==> flow/design.v <==
module ALU#(
  parameter WIDTH = 32
)(
  input [WIDTH - 1:0] a, b,
  input [2:0] m,
  output reg [WIDTH - 1:0] y,
  output reg cf, of, zf
);
  always @(*) begin
    case (m)
      3'b000: y = a + b;
      3'b001: y = a - b;
      3'b010: y = a & b;
      3'b011: y = a | b;
      3'b100: y = a ^ b;
      default: y = 0;
    endcase
  end
  always @(*) begin
    case ({m[0], a[WIDTH - 1], b[WIDTH - 1], y[WIDTH - 1]})
      4'b0111, 4'b0010, 4'b0100, 4'b1111, 4'b1001, 4'b1010: cf = 1;
      default: cf = 0;
    endcase
  end
  always @(*) begin
    case ({m[0], a[WIDTH - 1], b[WIDTH - 1], y[WIDTH - 1]})
      4'b0001, 4'b0110, 4'b1011, 4'b1100: of = 1;
      default: of = 0;
    endcase
  end
  always @(*) begin
    zf = ~(| y[0]);
  end
endmodule
module RegFile#(
  parameter WIDTH = 32
)(
  input clk, rst, we,
  input [4:0] ra0, ra1, wa,
  input [WIDTH - 1:0] wd,
  output reg [WIDTH - 1:0] rd0, rd1
);
  reg [WIDTH - 1:0] regvec[31:0];
  always @(*) begin
    rd0 = (we & (wa == ra0) & (| ra0)) ? wd : regvec[ra0];
    rd1 = (we & (wa == ra1) & (| ra1)) ? wd : regvec[ra1];
  end
  integer i;
  always @(posedge clk) begin
    if (rst) begin
      for (i = 0; i < 32; i = i + 1) begin
        regvec[i] <= 0;
      end
    end else begin
      if (we) begin
        if (wa != 0) begin
          regvec[wa] <= wd;
        end
      end
    end
  end
endmodule
module Ctl(
  input clk, rst,
  input [31:0] ins,
  output f_jmp, f_branch, f_rd, f_rw, f_m2r, f_mw, f_alus, f_aluo, f_choke
);
  wire [5:0] op;
  assign op = ins[31:26];
  wire [4:0] ra0;
  assign ra0 = ins[25:21];
  wire [4:0] ra1;
  assign ra1 = ins[20:16];
  reg [31:0] pre_ins;
  wire [5:0] pre_op;
  assign pre_op = pre_ins[31:26];
  wire [4:0] pre_wa;
  assign pre_wa = pre_ins[20:16];
  assign f_choke = (pre_op == 6'b000100) || (
    (pre_op == 6'b100011) && (| pre_wa) && (
      (
        (op != 6'b000010) && (ra0 == pre_wa)
      ) || (
        ((op == 6'b000000) || (op == 6'b000100) || (op == 6'b101011)) && (ra1 == pre_wa)
      )
    )
  );
  assign f_jmp = f_choke ? 0 : op == 6'b000010;
  always @(posedge clk) begin
    if (rst) begin
      pre_ins <= 0;
    end else begin
      pre_ins <= f_choke ? 0 : ins;
    end
  end
  reg ifid_branch, ifid_rd, ifid_rw, ifid_m2r, ifid_mw, ifid_alus, ifid_aluo;
  always @(posedge clk) begin
    if (f_choke || rst) begin
      ifid_branch <= 0;
      ifid_rw <= 0;
      ifid_m2r <= 0;
      ifid_mw <= 0;
      ifid_alus <= 0;
      ifid_aluo <= 0;
      ifid_rd <= 0;
    end else begin
      ifid_rw <= (op == 6'b000000) || (op == 6'b001000) || (op == 6'b100011);
      ifid_m2r <= op == 6'b100011;
      ifid_mw <= op == 6'b101011;
      ifid_alus <= (op == 6'b001000) || (op == 6'b100011) || (op == 6'b101011);
      ifid_aluo <= op == 6'b000100;
      ifid_branch <= op == 6'b000100;
      ifid_rd <= op == 6'b000000;
    end
  end
  assign f_rd = ifid_rd;
  assign f_branch = ifid_branch;
  reg idex_rw, idex_m2r, idex_mw, idex_alus, idex_aluo;
  always @(posedge clk) begin
    if (rst) begin
      idex_rw <= 0;
      idex_m2r <= 0;
      idex_mw <= 0;
      idex_alus <= 0;
      idex_aluo <= 0;
    end else begin
      idex_rw <= ifid_rw;
      idex_m2r <= ifid_m2r;
      idex_mw <= ifid_mw;
      idex_alus <= ifid_alus;
      idex_aluo <= ifid_aluo;
    end
  end
  assign f_alus = idex_alus;
  assign f_aluo = idex_aluo;
  reg exmem_rw, exmem_m2r, exmem_mw;
  always @(posedge clk) begin
    if (rst) begin
      exmem_rw <= 0;
      exmem_m2r <= 0;
      exmem_mw <= 0;
    end else begin
      exmem_rw <= idex_rw;
      exmem_m2r <= idex_m2r;
      exmem_mw <= idex_mw;
    end
  end
  assign f_mw = exmem_mw;
  reg memwb_rw, memwb_m2r;
  always @(posedge clk) begin
    if (rst) begin
      memwb_m2r <= 0;
      memwb_rw <= 0;
    end else begin
      memwb_m2r <= exmem_m2r;
      memwb_rw <= exmem_rw;
    end
  end
  assign f_m2r = memwb_m2r;
  assign f_rw = memwb_rw;
endmodule
module PipelineCPU(
  input clk, rst,
  output [8:0] imem_addr,
  input [31:0] imem_data,
  output [8:0] dmem_addr,
  output [31:0] dmem_wdata,
  output dmem_we,
  input [31:0] dmem_rdata
);
  wire [8:0] ins_a;
  wire [31:0] ins_spo;
  wire reg_we;
  wire [4:0] ra0, ra1, wa;
  wire [31:0] rd0, rd1, wd;
  RegFile#(.WIDTH(32)) reg_file(
    .clk(clk), .rst(rst), .we(reg_we), .ra0(ra0), .ra1(ra1), .wa(wa), .wd(wd),.rd0(rd0), .rd1(rd1));
  wire [31:0] a, b, y;
  wire [2:0] m;
  wire zf;
  ALU#(.WIDTH(32)) alu(.a(a), .b(b), .m(m), .y(y), .zf(zf));
  wire mem_we;
  wire [8:0] mem_a;
  wire [31:0] mem_d, mem_spo;
  assign imem_addr = ins_a;
  assign ins_spo = imem_data;
  assign dmem_addr = mem_a;
  assign dmem_wdata = mem_d;
  assign dmem_we = mem_we;
  assign mem_spo = dmem_rdata;
  wire [5:0] op;
  wire f_jmp, f_branch, f_rd, f_rw, f_m2r, f_mw, f_alus, f_aluo;
  wire f_choke;
  Ctl ctl(
    .clk(clk), .rst(rst), .ins(ins_spo),
    .f_jmp(f_jmp), .f_branch(f_branch), .f_rd(f_rd), .f_rw(f_rw),
    .f_m2r(f_m2r), .f_mw(f_mw), .f_alus(f_alus), .f_aluo(f_aluo),
    .f_choke(f_choke));
  reg [31:0] pc;
  assign ins_a = pc[10:0] >> 2;
  wire [31:0] npc_ser;
  assign npc_ser = pc + 4;
  wire [31:0] npc_j;
  assign npc_j = {npc_ser[31:28], ins_spo[25:0] << 2};
  assign op = ins_spo[31:26];
  reg [31:0] ifid_ins, ifid_npc_ser;
  reg ifid_valid;
  always @(posedge clk) begin
    if (rst) begin
      ifid_ins <= 0;
      ifid_valid <= 0;
    end else begin
      ifid_ins <= ins_spo;
      ifid_valid <= ~f_choke;
    end
    ifid_npc_ser <= npc_ser;
  end
  assign ra0 = ifid_ins[25:21];
  assign ra1 = ifid_ins[20:16];
  wire [4:0] wa_pre;
  assign wa_pre = f_rd ? ifid_ins[15:11] : ifid_ins[20:16];
  wire [31:0] imm;
  assign imm = {{16{ifid_ins[15]}}, ifid_ins[15:0]};
  wire w_ex2wb;
  assign w_ex2wb = ifid_valid && (((ifid_ins[31:26] == 6'b000000) && (| ifid_ins[15:11]))
    || ((ifid_ins[31:26] == 6'b001000) && (| ifid_ins[20:16])));
  wire w_mem2wb;
  assign w_mem2wb = ifid_valid && (ifid_ins[31:26] == 6'b100011) && (| ifid_ins[20:16]);
  reg [31:0] idex_rd0, idex_rd1, idex_imm, idex_npc_ser;
  reg [31:0] exmem_y;
  reg [4:0] idex_wa, exmem_wa;
  reg idex_w_ex2wb, exmem_w_ex2wb;
  reg idex_w_mem2wb, exmem_w_mem2wb;
  wire [31:0] rd0_bypass, rd1_bypass;
  assign rd0_bypass = (| ra0) ? (
    idex_w_ex2wb && (ra0 == idex_wa) ? y : (
      exmem_w_mem2wb && (ra0 == exmem_wa) ? mem_spo : (
        exmem_w_ex2wb && (ra0 == exmem_wa) ? exmem_y : rd0
      )
    )
  ) : 0;
  assign rd1_bypass = (| ra1) ? (
    idex_w_ex2wb && (ra1 == idex_wa) ? y : (
      exmem_w_mem2wb && (ra1 == exmem_wa) ? mem_spo : (
        exmem_w_ex2wb && (ra1 == exmem_wa) ? exmem_y : rd1
      )
    )
  ) : 0;
  wire [31:0] npc_beq;
  assign npc_beq = ifid_npc_ser + (imm << 2);
  wire beq_zf;
  assign beq_zf = rd0_bypass == rd1_bypass;
  wire [31:0] npc;
  assign npc = rst ? 0 : (
    f_jmp ? npc_j : (
      f_branch & beq_zf ? npc_beq : (
        f_choke ? pc : npc_ser
      )
    )
  );
  always @(posedge clk) begin
    idex_rd0 <= rd0_bypass;
    idex_rd1 <= rd1_bypass;
    idex_imm <= imm;
    idex_npc_ser <= ifid_npc_ser;
    idex_wa <= wa_pre;
    if (rst) begin
      idex_w_ex2wb <= 0;
      idex_w_mem2wb <= 0;
    end else begin
      idex_w_ex2wb <= w_ex2wb;
      idex_w_mem2wb <= w_mem2wb;
    end
  end
  assign a = idex_rd0;
  assign b = f_alus ? idex_imm : idex_rd1;
  assign m = f_aluo;
  always @(posedge clk) begin
    pc <= npc;
  end
  reg [31:0] exmem_mem_d;
  always @(posedge clk) begin
    exmem_y <= y;
    exmem_mem_d <= idex_rd1;
    exmem_wa <= idex_wa;
    if (rst) begin
      exmem_w_ex2wb <= 0;
      exmem_w_mem2wb <= 0;
    end else begin
      exmem_w_ex2wb <= idex_w_ex2wb;
      exmem_w_mem2wb <= idex_w_mem2wb;
    end
  end
  assign mem_a = exmem_y[10:0] >> 2;
  assign mem_d = exmem_mem_d;
  assign mem_we = f_mw;
  reg [31:0] memwb_mem_spo, memwb_y;
  reg [4:0] memwb_wa;
  always @(posedge clk) begin
    memwb_mem_spo <= mem_spo;
    memwb_y <= exmem_y;
    memwb_wa <= exmem_wa;
  end
  assign wa = memwb_wa;
  assign wd = f_m2r ? memwb_mem_spo : memwb_y;
  assign reg_we = f_rw;
endmodule
; Reports on PipelineCPU
; What the tools print for PipelineCPU, step after step.
; Lines are those of the file above, counted from 1.
; Operators carry their Yosys type and port widths (W data, S select, Z words).
; A cell with -- has no value.
[setup]
top_module = PipelineCPU
clock_port = clk
lib = sky130hd
corner = tt_025C_1v80

; After elaboration
; Counts by Yosys on the flattened word-level netlist (proc, flatten, opt, wreduce; memories kept). Print and check cells are left out. Cells with the same type and inputs are merged into one.
; Yosys's memory passes give these memory sizes; they may raise the number of words (mostly to a power of two), join words into wider ones and drop unused or constant bits.
[classes]
equal = 20
mux = 30
n_addsub = 4
n_reduce_logical = 34
bitwise = 6
[ops]
columns = op, count
row1 = $mux W32, 18
row2 = $add A32 B32 Y32, 2
row3 = $pmux W32 S2, 1
row4 = $eq A5 B5 Y1, 8
row5 = $add A32 B3 Y32 const B, 1
row6 = $sub A32 B32 Y32, 1
row7 = $eq A32 B32 Y1, 1
row8 = $mux W5, 6
row9 = $eq A6 B6 Y1 const B, 4
row10 = $reduce_or A5 Y1, 4
row11 = $logic_and A1 B1 Y1, 15
row12 = $eq A6 B3 Y1 const B, 2
row13 = $eq A6 B4 Y1 const B, 2
row14 = $logic_not A6 Y1, 2
row15 = $logic_or A1 B1 Y1, 10
row16 = $eq A6 B2 Y1 const B, 1
row17 = $ne A6 B2 Y1 const B, 1
row18 = $and A1 B1 Y1, 5
row19 = $reduce_bool A5 Y1, 1
row20 = $mux W1, 5
row21 = $ne A3 B3 Y1 const B, 1
row22 = $logic_not A3 Y1, 1
row23 = $reduce_or A2 Y1, 1
row24 = $not A1 Y1, 1
[word_totals]
word_cells = 130
register_bits = 372
memories = 1
ram_bits = 1024
out_inout_bits = 51
in_bits = 66
[mem_list]
columns = memory, words, word_bits, line_no
row1 = reg_file.regvec, 32, 32, 43  ; reg [WIDTH - 1:0] regvec[31:0];

; Logic depth
; Depth = most cells in a row (Yosys ltp): at word level without a register or memory, in the mapped netlist without a sequential cell, where the memories' decode and read muxes count.
[depth]
word_depth = 12
ABC_AREA = 0
mapped_depth = 36
depth_no_buf = 28

; Synthesis result
; Yosys stat after the flow's synthesis: flattened, memories mapped to cells. It holds for the ABC_AREA given above (unset counts as 0); a run with the other value may have another netlist.
[mapped]
synth_area_um2 = 67382.1
cells = 5390
buffers = 492
ffs = 1329
seqArea_um2 = 36855.3
[by_type]
columns = cell, count, area_total_um2
row1 = sky130_fd_sc_hd__edfxtp_1, 1024, 3.07E+04
row2 = sky130_fd_sc_hd__mux4_2, 402, 9.05E+03
row3 = sky130_fd_sc_hd__dfxtp_1, 305, 6.11E+03
row4 = sky130_fd_sc_hd__nor2_1, 1162, 4.36E+03
row5 = sky130_fd_sc_hd__mux2i_1, 249, 2492.39
row6 = sky130_fd_sc_hd__clkbuf_1, 305, 1.14E+03
row7 = sky130_fd_sc_hd__nand2_1, 208, 780.749
row8 = sky130_fd_sc_hd__xnor2_1, 79, 691.914
row9 = sky130_fd_sc_hd__mux2_2, 61, 686.909
row10 = sky130_fd_sc_hd__a21oi_1, 130, 650.624
row11 = sky130_fd_sc_hd__o21ai_0, 130, 650.624
row12 = sky130_fd_sc_hd__ha_1, 41, 512.992
row13 = sky130_fd_sc_hd__o22ai_1, 82, 512.992
row14 = sky130_fd_sc_hd__xor2_1, 57, 499.229
row15 = sky130_fd_sc_hd__nor2b_1, 77, 481.712
row16 = sky130_fd_sc_hd__a22oi_1, 61, 457.939
row17 = sky130_fd_sc_hd__mux4_1, 17, 446.678
row18 = sky130_fd_sc_hd__nand2b_1, 70, 437.92
; Other cell types: 79; their cells: 930.
; By module: a second synthesis without flattening, with its own total; a netlist apart from the flattened one above.
[unflattened]
hier_cells = 5481
area_unflattened_um2 = 71189.5
; Rows give one instance, submodules left out.
[modules]
columns = module, cells, mod_seq_area_um2, n_inst, area_um2
row1 = RegFile (WIDTH=32), 3714, 30749.5, 1, 55256.7
row2 = PipelineCPU, 1055, 5565.3, 1, 10756.6
row3 = ALU (WIDTH=32), 617, 0.0, 1, 4157.7
row4 = Ctl, 95, 540.5, 1, 1018.5

; Path before layout
; Source: OpenSTA report_checks on the synthesized netlist (no wires, ideal clock, input and output delay 20% of the period each), path of least setup slack; recovery checks are left aside. Register names are those of the netlist, which keeps one name where synthesis merged equal registers.
[synth_path]
path_kind = register to register
start = register ctl.idex_alus
end = register pc[3]
path_stages = 35
t_first_pin_ns = 0.000
required_ns = 6.400
setup_slack_ns = -0.803
path_delay_ns = 7.303
arrival_ns = 7.203
clock_period_ns = 6.5
path_buffers = 7
setup_time_ns = 0.100
synth_period_reached_ns = 7.303
; "path_delay_ns" = arrival - input delay + setup time.
; "path_stages" counts driving pins, that of a launching flip-flop among them; a cell with two outputs on the path counts twice.
; "synth_period_reached_ns" is the clock period less the worst setup slack; recovery checks do not enter. This is arithmetic on one report: input and output delays are still those of the set period (20% each).
; The rows between start and end are the longest chain of elaborated cells between them; the timing report does not say that the signal goes this way. Where chains are equally long, one stands for them.
; A line is the first line of the expression or statement that the cell stems from. Yosys adds cells for indexed reads and writes and turns some case tables into memories.
[synth_via]
path_cell_list = sky130_fd_sc_hd__dfxtp_1 > sky130_fd_sc_hd__clkbuf_1 > sky130_fd_sc_hd__clkbuf_1 > sky130_fd_sc_hd__clkbuf_1 > sky130_fd_sc_hd__buf_1 > sky130_fd_sc_hd__buf_1 > sky130_fd_sc_hd__clkbuf_1 > sky130_fd_sc_hd__mux2i_1 > sky130_fd_sc_hd__ha_1 > sky130_fd_sc_hd__o21a_1 > sky130_fd_sc_hd__o21ai_0 > sky130_fd_sc_hd__nor2_1 > sky130_fd_sc_hd__and3_1 > sky130_fd_sc_hd__and3_1 > sky130_fd_sc_hd__and2_1 > sky130_fd_sc_hd__nand3_1 > sky130_fd_sc_hd__nand2b_1 > sky130_fd_sc_hd__mux2i_1 > sky130_fd_sc_hd__nand2_1 > sky130_fd_sc_hd__o21ai_0 > sky130_fd_sc_hd__ha_1 > sky130_fd_sc_hd__clkbuf_1 > sky130_fd_sc_hd__o21a_1 > sky130_fd_sc_hd__a21oi_1 > sky130_fd_sc_hd__nor2_1 > sky130_fd_sc_hd__o41ai_1 > sky130_fd_sc_hd__o21ai_0 > sky130_fd_sc_hd__xnor2_1 > sky130_fd_sc_hd__a221oi_1 > sky130_fd_sc_hd__xor2_1 > sky130_fd_sc_hd__a2111oi_4 > sky130_fd_sc_hd__nand3_1 > sky130_fd_sc_hd__nor4b_4 > sky130_fd_sc_hd__o22ai_1 > sky130_fd_sc_hd__a2111oi_4
elab_chain_cells = 9
cells_between = 13
cone_lines = 11
cone_classes = add/sub (2); eq/ne (2); mux (8); logic (1)
[synth_lines]
columns = item, line_no
row1 = from (decl), 118  ; reg idex_rw, idex_m2r, idex_mw, idex_alus, idex_aluo;
row2 = from (assign), 124  ; idex_alus <= 0;
row3 = from (assign), 130  ; idex_alus <= ifid_alus;
row4 = $mux W32, 276  ; assign b = f_alus ? idex_imm : idex_rd1;
row5 = $sub A32 B32 Y32, 12  ; 3'b001: y = a - b;
row6 = $pmux W32 S2, 10  ; case (m)
row7 = $mux W32, 243  ; idex_w_ex2wb && (ra1 == idex_wa) ? y : (
row8 = $mux W32, 242  ; assign rd1_bypass = (| ra1) ? (
row9 = $eq A32 B32 Y1, 252  ; assign beq_zf = rd0_bypass == rd1_bypass;
row10 = $and A1 B1 Y1, 256  ; f_branch & beq_zf ? npc_beq : (
row11 = $mux W32, 256
row12 = $mux W32, 255  ; f_jmp ? npc_j : (
row13 = to (assign), 279  ; pc <= npc;
row14 = to (decl), 199  ; reg [31:0] pc;
; Some nets on the timed path still bear RTL names; the line given drives or declares the net.
[synth_nets]
columns = net, line_no
row1 = rd1_bypass[30], 242

; Path in the finished layout
; Path of least setup slack in the final report of job 2 (OpenROAD, finished layout, wires in). Where an end is a register, its clock arrival counts in the times.
[layout_path]
path_kind = register to register
start = register ctl.idex_alus
end = register pc[10]
required_ns = 7.18
setup_slack_ns = 0.26
t_first_pin_ns = 0.73
path_buffers = 3
arrival_ns = 6.92
path_stages = 32
clock_period_ns = 6.5
setup_time_ns = 0.05
; The rows between start and end are the longest chain of elaborated cells between them; the timing report does not say that the signal goes this way. Where chains are equally long, one stands for them.
[layout_via]
path_cell_list = sky130_fd_sc_hd__dfxtp_4 > sky130_fd_sc_hd__mux2i_4 > sky130_fd_sc_hd__ha_2 > sky130_fd_sc_hd__o21a_1 > sky130_fd_sc_hd__o21ai_2 > sky130_fd_sc_hd__nor2_2 > sky130_fd_sc_hd__and3_4 > sky130_fd_sc_hd__and3_4 > sky130_fd_sc_hd__and2_4 > sky130_fd_sc_hd__nand3_2 > sky130_fd_sc_hd__nand2b_1 > sky130_fd_sc_hd__mux2i_1 > sky130_fd_sc_hd__nand2_1 > sky130_fd_sc_hd__o21ai_2 > sky130_fd_sc_hd__ha_4 > sky130_fd_sc_hd__o21a_1 > sky130_fd_sc_hd__a211oi_2 > sky130_fd_sc_hd__o31a_1 > sky130_fd_sc_hd__o211ai_1 > sky130_fd_sc_hd__buf_4 > sky130_fd_sc_hd__a221oi_2 > sky130_fd_sc_hd__xor2_1 > sky130_fd_sc_hd__o22ai_1 > sky130_fd_sc_hd__xnor2_1 > sky130_fd_sc_hd__nand4_1 > sky130_fd_sc_hd__nor4_2 > sky130_fd_sc_hd__nand3_1 > sky130_fd_sc_hd__nor4b_4 > sky130_fd_sc_hd__buf_4 > sky130_fd_sc_hd__buf_12 > sky130_fd_sc_hd__mux2_4 > sky130_fd_sc_hd__a211oi_2
elab_chain_cells = 9
cells_between = 13
cone_lines = 11
cone_classes = add/sub (2); eq/ne (2); mux (8); logic (1)
[layout_lines]
columns = item, line_no
row1 = from (decl), 118  ; reg idex_rw, idex_m2r, idex_mw, idex_alus, idex_aluo;
row2 = from (assign), 124  ; idex_alus <= 0;
row3 = from (assign), 130  ; idex_alus <= ifid_alus;
row4 = $mux W32, 276  ; assign b = f_alus ? idex_imm : idex_rd1;
row5 = $sub A32 B32 Y32, 12  ; 3'b001: y = a - b;
row6 = $pmux W32 S2, 10  ; case (m)
row7 = $mux W32, 243  ; idex_w_ex2wb && (ra1 == idex_wa) ? y : (
row8 = $mux W32, 242  ; assign rd1_bypass = (| ra1) ? (
row9 = $eq A32 B32 Y1, 252  ; assign beq_zf = rd0_bypass == rd1_bypass;
row10 = $and A1 B1 Y1, 256  ; f_branch & beq_zf ? npc_beq : (
row11 = $mux W32, 256
row12 = $mux W32, 255  ; f_jmp ? npc_j : (
row13 = to (assign), 279  ; pc <= npc;
row14 = to (decl), 199  ; reg [31:0] pc;
; Some nets on the timed path still bear RTL names; the line given drives or declares the net.
[layout_nets]
columns = net, line_no
row1 = rd1_bypass[28], 242

==> results <==
Flow measurements of PipelineCPU on sky130hd: 2 stored runs with different settings, listed in no order. Input and output delays are each 20% of the period that was set; the output load is 0.01 pF.
"achieved_period_ns" is the run's clock period less its worst setup slack. It is reckoned from that one timing run; input and output delays stay at 20% of the period that was set.
"critical_path_time_ns" is the time allowed to the run's worst setup path (the clock period less input and output delay, where it has them) less its slack. Clock arrival times count: a late capture clock shortens it, a late launch clock lengthens it.
"power_total_uw": no workload was simulated; the value follows from the tool's default switching activity.

# job 1
==> flow/run.sh <==
#!/bin/bash
# the make line also repeats the synthesis and layout settings of config.mk as NAME=value (left out here)
make -C /OpenROAD-flow-scripts/flow DESIGN_CONFIG=/design/flow/config.mk WORK_HOME=/design/flow/orfs CLKGATE_MAP_FILE= finish
==> flow/config.mk <==
export PLATFORM = sky130hd
export DESIGN_NAME = PipelineCPU
export DESIGN_NICKNAME = PipelineCPU
export VERILOG_FILES = /design/flow/design.v
export SDC_FILE = /design/flow/constraint.sdc
export NUM_CORES = 4
export LEC_CHECK = 0
export ABC_AREA = 0
export CAP_MARGIN = 20
export CELL_PAD_IN_SITES_DETAIL_PLACEMENT = 2
export CELL_PAD_IN_SITES_GLOBAL_PLACEMENT = 1
export CORE_MARGIN = 2
export CORE_UTILIZATION = 72
export CTS_CLUSTER_DIAMETER = 298
export CTS_CLUSTER_SIZE = 42
export GPL_TIMING_DRIVEN = 1
export MIN_ROUTING_LAYER = met1
export PLACE_DENSITY_LB_ADDON = 0.23
export SETUP_SLACK_MARGIN = 1.04
export SLEW_MARGIN = 20
export TNS_END_PERCENT = 25
==> flow/constraint.sdc <==
create_clock -name core_clock -period 6.4 [get_ports {clk}]
set_input_delay 1.2800 -clock core_clock [delete_from_list [all_inputs] [get_ports {clk}]]
set_output_delay 1.2800 -clock core_clock [all_outputs]
set_load 0.01 [all_outputs]

==> job 1: results <==
outcome="no final report: placement broke off with a tool error"

# job 2
==> flow/run.sh <==
#!/bin/bash
# the make line also repeats the synthesis and layout settings of config.mk as NAME=value (left out here)
make -C /OpenROAD-flow-scripts/flow DESIGN_CONFIG=/design/flow/config.mk WORK_HOME=/design/flow/orfs CLKGATE_MAP_FILE= finish
==> flow/config.mk <==
export PLATFORM = sky130hd
export DESIGN_NAME = PipelineCPU
export DESIGN_NICKNAME = PipelineCPU
export VERILOG_FILES = /design/flow/design.v
export SDC_FILE = /design/flow/constraint.sdc
export NUM_CORES = 4
export LEC_CHECK = 0
export ABC_AREA = 0
export CAP_MARGIN = 20
export CELL_PAD_IN_SITES_DETAIL_PLACEMENT = 1
export CELL_PAD_IN_SITES_GLOBAL_PLACEMENT = 2
export CORE_MARGIN = 4
export CORE_UTILIZATION = 40
export CTS_CLUSTER_DIAMETER = 134
export CTS_CLUSTER_SIZE = 59
export GPL_TIMING_DRIVEN = 1
export HOLD_SLACK_MARGIN = 0.2
export MAX_ROUTING_LAYER = met5
export SLEW_MARGIN = 30
==> flow/constraint.sdc <==
create_clock -name core_clock -period 6.5 [get_ports {clk}]
set_input_delay 1.3000 -clock core_clock [delete_from_list [all_inputs] [get_ports {clk}]]
set_output_delay 1.3000 -clock core_clock [all_outputs]
set_load 0.01 [all_outputs]

==> job 2: results <==
total_die_area_um2=175088.0
holdWs_ns=0.347
achieved_period_ns=6.237
fin_ws_ns=0.263
power_total_uw=19775
setupTns_ns=0.000
finish.utilization_pct=44.6
critical_path_time_ns=6.24
worst_setup_path_type="register to register"
synth_chip_area_um2=67382.1
final_stdcell_area_um2=74557.8
